==> flow/design.v <==
module tpumac
 #(parameter BITS_AB=8,
   parameter BITS_C=16)
  (
   input clk, rst_n, WrEn, en,
   input signed [BITS_AB-1:0] Ain,
   input signed [BITS_AB-1:0] Bin,
   input signed [BITS_C-1:0] Cin,
   output reg signed [BITS_AB-1:0] Aout,
   output reg signed [BITS_AB-1:0] Bout,
   output reg signed [BITS_C-1:0] Cout
  );
  reg signed [BITS_C-1:0] Mult;
  reg [BITS_C-1:0] Adder, CMux;
  assign Mult = Ain * Bin;
  assign Adder = Mult + Cout;
  assign CMux = WrEn ? Cin : Adder;
  always@(posedge clk, negedge rst_n) begin
	if (!rst_n) begin
		Aout <= '0;
		Bout <= '0;
		Cout <= '0;
	end
	else if (en) begin
		Aout <= Ain;
		Bout <= Bin;
		Cout <= CMux;
	end
  end
endmodule
Tool chain data of tpumac

The steps from the RTL of tpumac to its reports follow in flow order.
Lines are those of the file above, counted from 1.
Operators: Yosys type, input widths -> output width; for muxes data width and select width s.
Library cell names are shortened.
A cell with -- has no value.

Top module: tpumac
Clock port: clk
Standard-cell library: sky130hd
Timing corner: tt_025C_1v80

Word level

Yosys after proc, flatten, opt, wreduce and memory -nomap, before mapping. Enables and synchronous resets that opt folds into registers are not counted as muxes. Memory bits, and registers merged into a memory's read port (data or address), are not among the register bits. Print and check cells are not counted. Equal cells are merged and count once.

Bits in registers: 32
Elaborated cells: 6

Add/sub/neg operators: 1
$mul: 1
Mux-type cells: 1

Operators by type and width:

| kind           | number |
| $mul 8x8->16   | 1 |
| $add 16x16->16 | 1 |
| $mux 16        | 1 |

Depth

Longest topological path by Yosys (ltp), each cell counted once; first at word level (registers and memories cut), then after technology mapping (sequential cells cut; the memories' decode and read muxes count).

Depth in word-level cells: 3
ABC_AREA: 1
Mapped depth: 24
Mapped depth without buffers: 23

After synthesis

Yosys stat after the flow's synthesis: flattened, memories mapped to cells. It holds for the ABC_AREA given above (unset counts as 0); a run with the other value may have another netlist.

Standard cells after synthesis: 565
Chip area (Yosys): 4470.5 µm²
Sequential part of the area: 800.8 µm²
Flip-flops: 32
Buffer cells: 24

Cell types:

| cell type | number | total area (µm²) |
| fa_1      | 71     | 1.42E+03 |
| dfrtp_1   | 32     | 800.768 |
| nand2_1   | 164    | 615.59 |
| ha_1      | 37     | 462.944 |
| inv_1     | 119    | 446.678 |
| nor2_1    | 33     | 123.869 |
| nand3_1   | 21     | 105.101 |
| o21ai_0   | 16     | 80.077 |
| clkbuf_1  | 21     | 78.826 |
| a21oi_1   | 10     | 50.048 |
| xor2_1    | 4      | 35.034 |
| o22ai_1   | 5      | 31.28 |
| xnor2_1   | 3      | 26.275 |
| o211ai_1  | 3      | 22.522 |
| nand2_2   | 3      | 18.768 |
| a21oi_2   | 2      | 17.517 |
| buf_4     | 2      | 15.014 |
| inv_2     | 4      | 15.014 |

Not listed: further types 14, cells in them 15.

Path before layout

Path of least setup slack by OpenSTA after synthesis, without wires, with an ideal clock, recovery checks aside; 20% of the period is set as input and as output delay. Where synthesis merged equal registers, the netlist keeps one of their names.

Path kind: input port to flip-flop
Start: input Bin[0]
End: register Cout[11]
Period: 5.2 ns
Input delay: 1.040 ns
Arrival time: 5.094 ns
Required time: 5.135 ns
Setup slack: 0.041 ns
Path delay: 4.119 ns
Stages: 17
Path buffers: 1
Synthesis period reached: 5.159 ns

"path delay" = arrival - input delay + setup time.
"stages": output pins that drive a net of the path, with the launching flip-flop's if there is one; two outputs of one cell count as two.
"synthesis period reached" = period - worst setup slack (recovery checks aside). The figure is calculated, with input and output delays left at 20% of the set period.
The rows between start and end are the longest chain of elaborated cells between them; the timing report does not say that the signal goes this way. Where chains are equally long, one stands for them.
Each line given opens the expression or statement behind the cell; cells for indexed reads and writes are added by Yosys, which also makes memories of some case tables.

Path through: clkbuf_1 -> nand2_1 -> inv_1 -> fa_1 -> fa_1 -> fa_1 -> fa_1 -> ha_1 -> ha_1 -> a21oi_1 -> nand2_2 -> a21oi_2 -> o21ai_1 -> or2_1 -> nand3_1 -> nand2_1 -> nand2_1
Length of the longest elaborated chain: 3
Elaborated cells on any way between the ends: 3
RTL lines with such cells: 3
Classes of those cells: add/sub: 1; mul: 1; mux: 1

RTL lines, path after synthesis:

| what           | line | text |
| from (decl)    | 7    | `input signed [BITS_AB-1:0] Bin,` |
| $mul 8x8->16   | 15   | `assign Mult = Ain * Bin;` |
| $add 16x16->16 | 16   | `assign Adder = Mult + Cout;` |
| $mux 16        | 17   | `assign CMux = WrEn ? Cin : Adder;` |
| to (assign)    | 22   | `Cout <= '0;` |
| to (assign)    | 27   | `Cout <= CMux;` |
| to (decl)      | 11   | `output reg signed [BITS_C-1:0] Cout` |

Path in the finished layout

Path of least setup slack in the final report of flow run A (OpenROAD, finished layout, wires in). Where an end is a register, its clock arrival counts in the times.

Path kind: input port to flip-flop
Start: input Bin[7]
End: register Cout[10]
Period: 6.01 ns
Input delay: 1.20 ns
Arrival time: 5.92 ns
Required time: 6.19 ns
Setup slack: 0.27 ns
Stages: 19
Path buffers: 1

The rows between start and end are the longest chain of elaborated cells between them; the timing report does not say that the signal goes this way. Where chains are equally long, one stands for them.

Path through: clkdlybuf4s50_1 -> clkinv_1 -> or2_2 -> fa_1 -> fa_1 -> inv_1 -> fa_1 -> fa_1 -> fa_1 -> ha_1 -> a21oi_2 -> nand2_1 -> nand2_1 -> inv_1 -> o21ai_1 -> a21o_1 -> nand3_1 -> nand2_1 -> nand2_1
Length of the longest elaborated chain: 3
Elaborated cells on any way between the ends: 3
RTL lines with such cells: 3
Classes of those cells: add/sub: 1; mul: 1; mux: 1

RTL lines, path after layout:

| what           | line | text |
| from (decl)    | 7    | `input signed [BITS_AB-1:0] Bin,` |
| $mul 8x8->16   | 15   | `assign Mult = Ain * Bin;` |
| $add 16x16->16 | 16   | `assign Adder = Mult + Cout;` |
| $mux 16        | 17   | `assign CMux = WrEn ? Cin : Adder;` |
| to (assign)    | 22   | `Cout <= '0;` |
| to (assign)    | 27   | `Cout <= CMux;` |
| to (decl)      | 11   | `output reg signed [BITS_C-1:0] Cout` |

Settings and measured results of 6 stored flow runs for module tpumac (sky130hd), not sorted in any way. The constraints put input and output delay at 20% of the set period each and load the outputs with 0.01 pF.
"clock period achieved": clock period set for the run, less the worst setup slack. It is reckoned from that one timing run; input and output delays stay at 20% of the period that was set.
"worst setup path time" means the part of the period allowed to the worst setup path (the constraints hold back 20% at inputs and 20% at outputs) less its slack; where the path has registers, the arrival times of their clocks count too.
Settings: - = not set for that run.

| item                                         | flow run A              | flow run B              | flow run C              | flow run D              | flow run E              | flow run F              |
| ABC_AREA                                     | 1                       | -                       | 1                       | -                       | -                       | 1                       |
| CELL_PAD_IN_SITES_GLOBAL_PLACEMENT           | 1                       | -                       | -                       | 1                       | -                       | -                       |
| CORE_ASPECT_RATIO                            | 0.52                    | -                       | 0.52                    | -                       | -                       | 0.73                    |
| CORE_MARGIN                                  | 10                      | 2                       | 10                      | 2                       | 2                       | 2                       |
| CTS_CLUSTER_DIAMETER                         | 124                     | -                       | -                       | 246                     | -                       | 124                     |
| CTS_CLUSTER_SIZE                             | 34                      | -                       | 34                      | 66                      | -                       | -                       |
| GPL_ROUTABILITY_DRIVEN                       | 1                       | -                       | 1                       | 0                       | -                       | -                       |
| HOLD_SLACK_MARGIN                            | 0.19                    | -                       | 0.19                    | -                       | -                       | -                       |
| PLACE_DENSITY_LB_ADDON                       | 0.12                    | -                       | 0.12                    | -                       | -                       | 0.24                    |
| TNS_END_PERCENT                              | 60                      | -                       | 60                      | 60                      | -                       | -                       |
| period_ns                                    | 6.01                    | 5.2                     | 5.2                     | 3.67                    | 5.22                    | 3.65                    |
| CAP_MARGIN                                   | 20                      | 20                      | 20                      | 20                      | 20                      | 20                      |
| CORE_UTILIZATION                             | 40                      | 40                      | 40                      | 30                      | 40                      | 33                      |
| SLEW_MARGIN                                  | 20                      | 20                      | 20                      | 20                      | 20                      | 30                      |
| PLACE_DENSITY                                | -                       | -                       | -                       | 0.77                    | -                       | -                       |
| CELL_PAD_IN_SITES_DETAIL_PLACEMENT           | -                       | -                       | -                       | -                       | -                       | 1                       |
| GPL_TIMING_DRIVEN                            | -                       | -                       | -                       | -                       | -                       | 1                       |
| MAX_ROUTING_LAYER                            | -                       | -                       | -                       | -                       | -                       | met5                    |
| MIN_ROUTING_LAYER                            | -                       | -                       | -                       | -                       | -                       | met1                    |
| SETUP_SLACK_MARGIN                           | -                       | -                       | -                       | -                       | -                       | 0.71                    |
| worst setup path time (ns)                   | 4.54                    | 4.00                    | 4.00                    | 3.91                    | 4.03                    | 3.84                    |
| worst setup path kind                        | input port to flip-flop | input port to flip-flop | input port to flip-flop | input port to flip-flop | input port to flip-flop | input port to flip-flop |
| utilization of the finished layout (%)       | 52.9                    | 53.5                    | 56.0                    | 44.1                    | 53.1                    | 50.7                    |
| smallest hold slack (ns)                     | 0.469                   | 0.510                   | 0.465                   | 0.505                   | 0.508                   | 0.469                   |
| total negative slack on setup checks (ns)    | 0.000                   | 0.000                   | 0.000                   | -7.765                  | 0.000                   | -8.327                  |
| clock period achieved (ns)                   | 5.740                   | 5.038                   | 5.039                   | 4.649                   | 5.076                   | 4.572                   |
| cell area after synthesis (µm²)              | 4470.5                  | 4182.8                  | 4470.5                  | 4182.8                  | 4182.8                  | 4470.5                  |
| full die area (µm²)                          | 16033.2                 | 11291.2                 | 16033.2                 | 14903.5                 | 11291.2                 | 14505.6                 |
| standard-cell area of the final layout (µm²) | 5682.9                  | 5475.2                  | 6019.5                  | 6068.3                  | 5437.7                  | 6740.2                  |
| worst slack on setup checks (ns)             | 0.270                   | 0.162                   | 0.161                   | -0.979                  | 0.144                   | -0.922                  |
